==> flow/design.v <==
`timescale 1ns / 1ps
module display7(clk, seg_number, an_number, seg, an, btnU
    );
    input clk, btnU;
    output reg [7:0] seg;
    output reg [3:0] an;
    input wire [3:0] seg_number;
    input wire [1:0] an_number;
    always @ (*)
    begin 
        case(seg_number)
            4'h0: seg = 8'b11000000;
            4'h1: seg = 8'b11111001;
            4'h2: seg = 8'b10100100;
            4'h3: seg = 8'b10110000;
            4'h4: seg = 8'b10011001;
            4'h5: seg = 8'b10010010;
            4'h6: seg = 8'b10000010;
            4'h7: seg = 8'b11111000;
            4'h8: seg = 8'b10000000;
            4'h9: seg = 8'b10010000;
            default: seg = 8'b00000000;
        endcase
        case(an_number)
            2'b00: an = 4'b0111;
            2'b01:
            begin
            an = 4'b1011;
            seg[7] = 0;
            end
            2'b10: an = 4'b1101;
            2'b11: an = 4'b1110;
            default: an = 4'b0000;
        endcase
     end 
endmodule
`timescale 1ns / 1ps
module notes(clk, rst, speaker, signal
    );
    input clk;
    input rst;
    input [1:0] signal;
    output reg speaker;
    reg [3:0] seg_number;
    reg [1:0] an_number;
    reg [7:0] counter;
    always @(posedge clk)
    begin
        if (rst)
        begin
            counter <= 0;
            speaker <= 0;
        end
        else if (signal == 2'b00)
        begin
            counter <= 0;
            speaker <= 0;
        end  
        else if (signal == 2'b01)
        begin
            if(counter==55) counter <= 0; else counter <= counter+1;
            speaker <= counter[5];
        end
        else  
        begin
            if(counter==221) counter <= 0; else counter <= counter+1;
            speaker <= counter[7];
        end
    end
endmodule
`timescale 1ns / 1ps
module randomNumber #(parameter BITS = 5)(
    input clk,
    input rst,
    output reg [4:0] data
    );
   reg [4:0] data_next;
   always @* begin
    data_next[4] = data[4]^data[1];
    data_next[3] = data[3]^data[0];
    data_next[2] = data[2]^data_next[4];
    data_next[1] = data[1]^data_next[3];
    data_next[0] = data[0]^data_next[2];
   end
   always @(posedge clk) begin
    if(rst)
        data <= 5'h1f;
    else
        data <= data_next;
   end
endmodule
`timescale 1ns / 1ps
module clock_1hz(clk, rst, clk_1hz
    );
    input clk;
    input rst;
    output clk_1hz;
    reg clk_1hz;
    reg [12:0] counter;
    always @ (posedge clk)
        if (rst)
            begin
                counter <= 0;
                clk_1hz <= 0;
            end
        else if (counter == 13'd4999)
            begin
                counter <= 0;
                clk_1hz <= 1;
            end
        else
            begin
                clk_1hz <= 0;
                counter <= counter + 1;
            end    
endmodule
`timescale 1ns / 1ps
module clock_500hz(clk, rst, clk_500hz
    );
    input clk;
    input rst;
    output clk_500hz;
    reg clk_500hz;
    reg [3:0] counter;
    always @ (posedge clk)
        begin
            if (rst)
            begin
                counter <= 0;
                clk_500hz <= 0;
            end
            else if (counter == 4'd9)
            begin
                counter <= 0;
                clk_500hz <= 1;
            end
            else
            begin
                clk_500hz <= 0;
                counter <= counter + 1;
            end    
        end
endmodule
`timescale 1ns / 1ps
module bopit(clk, rst, btnR, btnD, btnL, btnU, btnS, sw, seg, an, led, speaker 
    );
    input clk;
    input rst;
    input btnR, btnS, btnD, btnU, btnL;
    input [7:0] sw;
    output reg [7:0] led;
    output [7:0] seg;
    output [3:0] an;
    reg [3:0] seg_number;
    reg [1:0] an_number;
    wire clk_1hz;  
    wire clk_500hz;  
    wire [4:0] randomBop;  
    output wire speaker;
    reg [1:0] signal;  
    reg [7:0] ledCode;
    reg [3:0] bopCode; 
    reg [3:0] ones_seconds;
    reg [3:0] tens_seconds;
    reg [3:0] ones_score;
    reg [3:0] tens_score;
    integer an_toggle;
    integer an_index;
    integer gameOn;
    integer command_type;
    integer command_number;
    integer roundWon;
    integer roundDelay;
    integer fail_count;
    notes bop_notes(
        .clk(clk),
        .rst(rst),
        .signal(signal),
        .speaker(speaker)
    );
    randomNumber randomNum (
        .clk(clk),
        .rst(rst),
        .data(randomBop)
    );
    clock_1hz clock_1 (
		.clk(clk), 
		.rst(rst),
		.clk_1hz(clk_1hz)
	);
    clock_500hz clock_500 (
        .clk(clk),
        .rst(rst),
        .clk_500hz(clk_500hz)
    );
    display7 segmentDisplay (
            .clk(clk), 
            .seg_number(seg_number), 
            .an_number(an_number), 
            .seg(seg), 
            .an(an), 
            .btnU(btnU) 
    );
    always @ (posedge clk)
    if (rst)
    begin
        ones_seconds <= 0;
        tens_seconds <= 0;
        command_type <= 10;
        command_number <= 8;
        an_toggle <= 0;
        an_index <= 0;
        ones_score <= 0;
        tens_score <= 0;
        bopCode <= 0;
        ledCode <= 0;
        gameOn <= 1;
        roundWon <= 0;
        roundDelay <= 0;
        signal <= 0;
        fail_count <= 0;
        seg_number <= 0;
        an_number <= 0;
        led <= 0;
    end
    else
    begin
        if (btnS)
        begin
            roundWon <= 0;
            roundDelay <= 0;
            gameOn <= 1;
            ones_score <= 0;
            tens_score <= 0;
            ones_seconds <= 0;
            tens_seconds <= 0;
            bopCode <= randomBop % 12;
            fail_count <= 0;
        end
        if (!roundWon)
        begin
        case(bopCode)
            0:
            begin  
                if (sw[0])
                begin
                    roundWon <= 1;
                end
                else if(sw[7:0] || btnU || btnL || btnD || btnR)
                begin
                    gameOn <= 0;
                end
            end
            1:
            begin  
                if (sw[1])
                begin
                    roundWon <= 1;
                end
                else if(sw[7:0] || btnU || btnL || btnD || btnR)
                begin
                    gameOn <= 0;
                end
            end
            2:
            begin  
                if (sw[2])
                begin
                    roundWon <= 1;
                end
                else if(sw[7:0] || btnU || btnL || btnD || btnR)
                begin
                    gameOn <= 0;
                end
            end
            3:
            begin  
                if (sw[3])
                begin
                    roundWon <= 1;
                end
                else if(sw[7:0] || btnU || btnL || btnD || btnR)
                begin
                    gameOn <= 0;
                end
            end
            4:
            begin  
                if (sw[4])
                begin
                    roundWon <= 1;
                end
                else if(sw[7:0] || btnU || btnL || btnD || btnR)
                begin
                    gameOn <= 0;
                end
            end
            5:
            begin  
                if (sw[5])
                begin
                    roundWon <= 1;
                end
                else if(sw[7:0] || btnU || btnL || btnD || btnR)
                begin
                    gameOn <= 0;
                end
            end
            6:
            begin  
                if (sw[6])
                begin
                    roundWon <= 1;
                end
                else if(sw[7:0] || btnU || btnL || btnD || btnR)
                begin
                    gameOn <= 0;
                end
            end
            7:
            begin  
                if (sw[7])
                begin
                    roundWon <= 1;
                end
                else if(sw[7:0] || btnU || btnL || btnD || btnR)
                begin
                    gameOn <= 0;
                end
            end
            8:
            begin  
                if (btnU)
                begin
                    roundWon <= 1;
                end
                else if(sw[7:0] || btnU || btnL || btnD || btnR)
                begin
                    gameOn <= 0;
                end
            end
            9:
            begin  
                if (btnR)
                begin
                    roundWon <= 1;
                end
                else if(sw[7:0] || btnU || btnL || btnD || btnR)
                begin
                    gameOn <= 0;
                end
            end
            10:
            begin  
                if (btnD)
                begin
                    roundWon <= 1;
                end
                else if(sw[7:0] || btnU || btnL || btnD || btnR)
                begin
                    gameOn <= 0;
                end
            end
            11:
            begin  
                if (btnL)
                begin
                    roundWon <= 1;
                end
                else if(sw[7:0] || btnU || btnL || btnD || btnR)
                begin
                    gameOn <= 0;
                end
            end
        endcase
        end
        if (clk_1hz && gameOn)
        begin
            if (roundWon)
            begin
                if (roundDelay == 0)
                    signal <= 1;
                if (roundDelay == 1)
                    signal <= 0;
                if (roundDelay == 3)
                begin
                    roundWon <= 0;
                    roundDelay <= 0;
                    bopCode <= randomBop % 12;
                    if (ones_score == 4'b1001)
                    begin
                       ones_score <= 0; 
                       tens_score <= tens_score + 1;
                    end
                    else
                    begin
                       ones_score <= ones_score + 1;
                    end
                end
                else
                begin
                    roundDelay <= roundDelay + 1;
                end
                   ones_seconds <= 0;
                   tens_seconds <= 0;
            end
            else
            begin 
                ones_seconds <= ones_seconds + 1;
                if (ones_seconds == 4'b1001)
                begin
                    ones_seconds <= 0; 
                    tens_seconds <= tens_seconds + 1;
                end
            end
        end
        if (tens_seconds == 4'b0001)
        begin
            ones_seconds <= 0;
            tens_seconds <= 0;
            gameOn <= 0;
        end
        if (clk_500hz && gameOn)  
        begin
            an_index <= an_toggle % 4;
            case(an_index)
                0:
                begin
                    if (bopCode > 4'b0111)  
                    begin
                        seg_number <= 4'b1000;
                        ledCode <= 8'b00000000;
                        led [7:0] <= ledCode [7:0];
                    end
                    else  
                    begin
                        seg_number <= 4'b0101;
                        ledCode <= 8'b00000001 << (bopCode % 8);
                        led [7:0] <= ledCode [7:0];
                    end
                    an_number <= an_index;
                end
                1:
                begin
                    seg_number <= bopCode % 8; 
                    an_number <= an_index;
                end
                2:
                begin
                    seg_number <= tens_seconds;
                    an_number <= an_index;
                end
                3:
                begin
                    seg_number <= ones_seconds;
                    an_number <= an_index;                  
                end
                default:
                begin
                    seg_number <= 0;
                    an_number <= 0;
                end
            endcase
            an_toggle <= an_toggle + 1;
        end
        else if (clk_500hz && !gameOn)
        begin
            if (fail_count != 500)
            begin
                signal <= 2;
                fail_count <= fail_count + 1;
            end
            if (fail_count == 500)
                signal <= 0;
            an_index <= an_toggle % 4;
            case(an_index)
                0:
                begin
                    seg_number <= 0;
                    an_number <= an_index;
                end
                1:
                begin
                    seg_number <= 0;
                    an_number <= an_index;
                end
                2:
                begin
                    seg_number <= tens_score;
                    an_number <= an_index;
                end
                3:
                begin
                    seg_number <= ones_score;
                    an_number <= an_index;                  
                end
                default:
                begin
                    seg_number <= 0;
                    an_number <= 0;
                end
            endcase
            an_toggle <= an_toggle + 1;
        end
    end
endmodule
## Reports on bopit

What the tools print for bopit, step after step.
Line numbers count from 1 in the design file above.
Cell names lack the library's common part.
Not given: --

| design | value |
|---|---|
| design top | bopit |
| clock | clk |
| library | sky130hd |
| corner | tt_025C_1v80 |

## Word-level counts

Source: Yosys, flattened and elaborated, memories not mapped. Widths are those after wreduce. Print and check cells do not count. Equal cells are merged and count once.
Memory sizes are those after Yosys's memory passes, which may raise the word count (mostly to a power of two), join words into wider ones and drop unused or constant bits.

| storage and ports | value |
|---|---|
| clocked read ports x word width | 8 |
| word-level cells | 194 |
| output and inout port bits | 21 |
| bits in read-only memories | 128 |
| memories kept | 1 |
| bits of input ports | 15 |
| flip-flop bits (word level) | 269 |

Memories:

| name | depth | bits a word | rd ports | wr ports | line | source |
|---|---|---|---|---|---|---|
| (no name shown) | 16 | 8 | 1 | 0 | 11 | `case(seg_number)` |

| operators by class | value |
|---|---|
| add/subtract/negate cells | 10 |
| eq/ne operators | 29 |
| mux-type cells | 96 |
| shift-type cells | 1 |
| reduce/logical cells | 25 |
| bitwise operators | 6 |
| divide/modulo/power cells | 1 |
| order comparisons | 1 |

Operator list:

| cell | count |
|---|---|
| 32-bit two-way mux | 44 |
| 32-bit case mux with 12-bit select | 2 |
| 32-bit zero test | 4 |
| 5-bit by 4-bit remainder unit with 32-bit output (second input constant) | 1 |
| 4-bit two-way mux | 27 |
| 32-bit by 2-bit adder with 32-bit output (second input constant) | 3 |
| 32-bit by 2-bit equality test with 1-bit output (second input constant) | 3 |
| 1-bit by 32-bit logical AND with 1-bit output | 2 |
| 32-bit by 1-bit equality test with 1-bit output (second input constant) | 1 |
| 32-bit by 10-bit equality test with 1-bit output (second input constant) | 1 |
| 32-bit by 10-bit != test with 1-bit output (second input constant) | 1 |
| 32-bit by 3-bit equality test with 1-bit output (second input constant) | 1 |
| 32-bit nonzero test | 1 |
| 4-bit case mux with 4-bit select | 2 |
| 8-bit two-way mux | 4 |
| 4-bit equality test (second input constant) | 7 |
| 2-bit two-way mux | 11 |
| 4-bit by 1-bit adder with 4-bit output (second input constant) | 5 |
| 4-bit by 3-bit equality test with 1-bit output (second input constant) | 4 |
| 13-bit by 1-bit adder with 13-bit output (second input constant) | 1 |
| 13-bit equality test (second input constant) | 1 |
| 2-bit OR reduction | 5 |
| 1-bit by 3-bit left shift with 8-bit output (first input constant) | 1 |
| 4-bit by 1-bit equality test with 1-bit output (second input constant) | 2 |
| 4-bit by 2-bit equality test with 1-bit output (second input constant) | 2 |
| 8-bit by 1-bit adder with 8-bit output (second input constant) | 1 |
| 8-bit by 1-bit logical OR with 1-bit output | 1 |
| 8-bit by 6-bit equality test with 1-bit output (second input constant) | 1 |

Other operator kinds: 17; their cells: 30.

## Logic depth

Yosys ltp: most cells in a row. Word level: on the elaborated netlist, between registers, memories and ports. Mapped: between sequential cells and ports; inverters and the memories' decode and read muxes count.

| depth | value |
|---|---|
| depth after elaboration | 9 |
| ABC_AREA | 0 |
| depth in mapped cells | 13 |
| depth with buffers taken out | 11 |

## Synthesis result

The flow's flattened synthesis, as Yosys stat reports it; memories are mapped. The netlist is that of the ABC_AREA named above (0 if unset); the other value can give another one.

Cells by type:

| cell | count | total area (µm²) |
|---|---|---|
| dfxtp_1 | 248 | 4.96E+03 |
| nand2_1 | 161 | 604.33 |
| and2_1 | 73 | 456.688 |
| nor2_1 | 121 | 454.186 |
| a21oi_1 | 81 | 405.389 |
| xor2_1 | 42 | 367.853 |
| nor4_1 | 58 | 362.848 |
| nand3_1 | 70 | 350.336 |
| ha_1 | 22 | 275.264 |
| nand4_1 | 41 | 256.496 |
| o21ai_0 | 41 | 205.197 |
| nor3_1 | 39 | 195.187 |
| clkbuf_1 | 49 | 183.926 |
| xnor2_1 | 18 | 157.651 |
| a31oi_1 | 25 | 156.4 |
| or3_1 | 23 | 143.888 |
| mux2i_1 | 13 | 130.125 |
| and3_1 | 19 | 118.864 |

Not listed: further types 61, cells in them 231.

| mapped netlist | value |
|---|---|
| cells in the netlist | 1,375 |
| buffer cells | 73 |
| flip-flop cells | 248 |
| mapped area | 11,685.0 µm² |

The figures by module come from a second, unflattened synthesis with its own total; it is not the netlist above.

| second synthesis, totals | value |
|---|---|
| cells (unflattened synthesis) | 1,290 |
| area (unflattened synthesis) | 11,013.1 µm² |

Each row is one instance without its submodules.

By module:

| module | sequential area (µm²) | cells | area (µm²) | instances |
|---|---|---|---|---|
| bopit | 4,144.0 | 1,108 | 9,384.0 | 1 |
| clock_1hz | 280.3 | 66 | 589.3 | 1 |
| notes | 180.2 | 49 | 435.4 | 1 |
| display7 | 0.0 | 30 | 206.4 | 1 |
| clock_500hz | 100.1 | 21 | 205.2 | 1 |
| randomNumber | 100.1 | 16 | 192.7 | 1 |

## Timing after synthesis

Source: OpenSTA report_checks on the synthesized netlist (no wires, ideal clock, input and output delay 20% of the period each), path of least setup slack; recovery checks are left aside. Register names are those of the netlist, which keeps one name where synthesis merged equal registers.

| path post-synthesis | value |
|---|---|
| path type | input port to flip-flop |
| start point | input sw[2] |
| end point | register gameOn[17] |
| arrival | 3,621 ps |
| path buffers | 1 |
| period | 10,000 ps |
| path slack | 6,322 ps |
| launch time at the first pin | 2,000 ps |
| delay of the path | 1,679 ps |
| stages on the path | 7 |
| period reached after synthesis | 3,678 ps |

"delay of the path" is the arrival time less input delay plus setup time.
"stages on the path" counts driving pins, that of a launching flip-flop among them; a cell with two outputs on the path counts twice.
"period reached after synthesis" is the clock period less the worst setup slack; recovery checks do not enter. This is arithmetic on one report: input and output delays are still those of the set period (20% each).
The rows between start and end are the longest chain of elaborated cells between them; the timing report does not say that the signal goes this way. Where chains are equally long, one stands for them.
A line is the first line of the expression or statement that the cell stems from. Yosys adds cells for indexed reads and writes and turns some case tables into memories.
At most two assigning lines are given for a register; there are more.

| between the ends, post-synthesis | value |
|---|---|
| cells stage by stage | nor4_1 > a41oi_1 > nor3_1 > nor4_1 > a2111oi_1 > clkbuf_1 > and2_2 |
| length of the longest elaborated chain | 8 |
| elaborated cells between the ends (all ways) | 19 |
| those cells by class | mux: 15; reduce/logical: 4 |

Ends and longest elaborated chain, post-synthesis:

| item | line | source |
|---|---|---|
| start: declaration | 150 | `input [7:0] sw;` |
| 8-bit by 1-bit logical OR with 1-bit output | 370 | `else if(sw[7:0] \|\| btnU \|\| btnL \|\| btnD \|\| btnR)` |
| 1-bit logical OR (3 in a row) | 370 |  |
| 32-bit two-way mux | 370 |  |
| 32-bit two-way mux | 366 | `if (btnL)` |
| 32-bit case mux with 12-bit select | 242 | `case(bopCode)` |
| 32-bit two-way mux | 240 | `if (!roundWon)` |
| end: assignment | 232 | `gameOn <= 1;` |
| end: assignment | 251 | `gameOn <= 0;` |
| end: declaration | 169 | `integer gameOn;` |

## Timing after layout

From the final timing report of flow run 1: the path of least setup slack in the routed layout; clock arrival at registers is part of the times.
The path's times are printed in steps of 10 ps; the period is the one set.

| path after layout | value |
|---|---|
| path type | flip-flop to flip-flop |
| start point | register gameOn[17] |
| end point | register (no name shown) |
| path slack | 810 ps |
| path buffers | 1 |
| stages on the path | 13 |
| launch time at the first pin | 530 ps |
| arrival | 3,520 ps |
| period | 3,930 ps |

The rows between start and end are the longest chain of elaborated cells between them; the timing report does not say that the signal goes this way. Where chains are equally long, one stands for them.
At most two assigning lines are given for a register; there are more.

| between the ends, after layout | value |
|---|---|
| cells stage by stage | dfxtp_1 > nor4_1 > nand2_1 > or4_1 > buf_4 > or3_4 > a31oi_4 > inv_1 > ha_1 > inv_1 > nor2_1 > a41oi_2 > o21ai_0 |
| length of the longest elaborated chain | 6 |
| elaborated cells between the ends (all ways) | 8 |
| RTL lines with such cells | 2 |
| those cells by class | mux: 4; reduce/logical: 4 |

Ends and longest elaborated chain, after layout:

| item | line | source |
|---|---|---|
| start: declaration | 169 | `integer gameOn;` |
| start: assignment | 217 | `gameOn <= 1;` |
| start: assignment | 232 | `gameOn <= 1;` |
| 32-bit zero test | 466 | `else if (clk_500hz && !gameOn)` |
| 1-bit logical AND | 466 |  |
| 4-bit two-way mux | 466 |  |
| 4-bit two-way mux | 423 | `if (clk_500hz && gameOn)` |
| 4-bit two-way mux (2 in a row) | -- |  |

Hand-over note for bopit

Settings and measured results of 5 stored flow runs for module bopit (sky130hd), not sorted in any way. The constraints put input and output delay at 20% of the set period each and load the outputs with 0.01 pF.
"critical path time" = time allowed to the worst setup path (clock period - input delay - output delay, where it has them) - its slack; a late launch clock adds to it, a late capture clock takes from it.
"critical path time" is known to 10 ps.
Among the settings, . means not set for that run.
Among the results, . means that no value is shown for the run.

| run | CORE_UTILIZATION | period_ns | CAP_MARGIN | CORE_MARGIN | SLEW_MARGIN | ABC_AREA | CELL_PAD_IN_SITES_DETAIL_PLACEMENT | CELL_PAD_IN_SITES_GLOBAL_PLACEMENT | CTS_CLUSTER_DIAMETER | GPL_ROUTABILITY_DRIVEN | PLACE_DENSITY_LB_ADDON | TNS_END_PERCENT | CTS_CLUSTER_SIZE | GPL_TIMING_DRIVEN | MIN_ROUTING_LAYER | SETUP_SLACK_MARGIN | MAX_ROUTING_LAYER | synthesized cell area (µm²) | total negative slack (ps) | final design utilization (%) | critical path time (ps) | critical path type | lowest hold slack (ps) | die footprint (µm²) | worst setup slack after layout (ps) |
|---|---|---|---|---|---|---|---|---|---|---|---|---|---|---|---|---|---|---|---|---|---|---|---|---|---|
| flow run 1 | 40 | 3.93 | 20 | 2 | 20 | . | . | . | . | . | . | . | . | . | . | . | . | 11,685.0 | 0 | 46.4 | 3,120 | flip-flop to flip-flop | 447 | 30,595.3 | 810 |
| flow run 2 | 67 | 4.43 | 25 | 2 | 5 | 0 | 2 | 2 | 278 | 0 | 0.03 | 20 | . | . | . | . | . | . | . | . | . | . | . | . | . |
| flow run 3 | 40 | 3.1 | 20 | 4 | 20 | . | 1 | 0 | 100 | . | 0.3 | 5 | 99 | 0 | met2 | 0.34 | . | 11,685.0 | 0 | 46.2 | 2,910 | flip-flop to flip-flop | 471 | 32,010.6 | 187 |
| flow run 4 | 59 | 2.67 | 15 | 2 | 20 | . | . | . | . | 0 | 0.24 | . | . | . | . | 0.72 | . | 11,685.0 | -506 | 78.3 | 2,780 | flip-flop to flip-flop | 450 | 20,946.8 | -114 |
| flow run 5 | 30 | 6.48 | 35 | 4 | 35 | . | 1 | 0 | 100 | . | 0.3 | 5 | 99 | 1 | met2 | 0.34 | met4 | 11,685.0 | 0 | 33.3 | 3,540 | flip-flop to flip-flop | 464 | 42,170.7 | 2,938 |

Flow run 2: did not finish, placement stopped with FLW-0024

End of note.
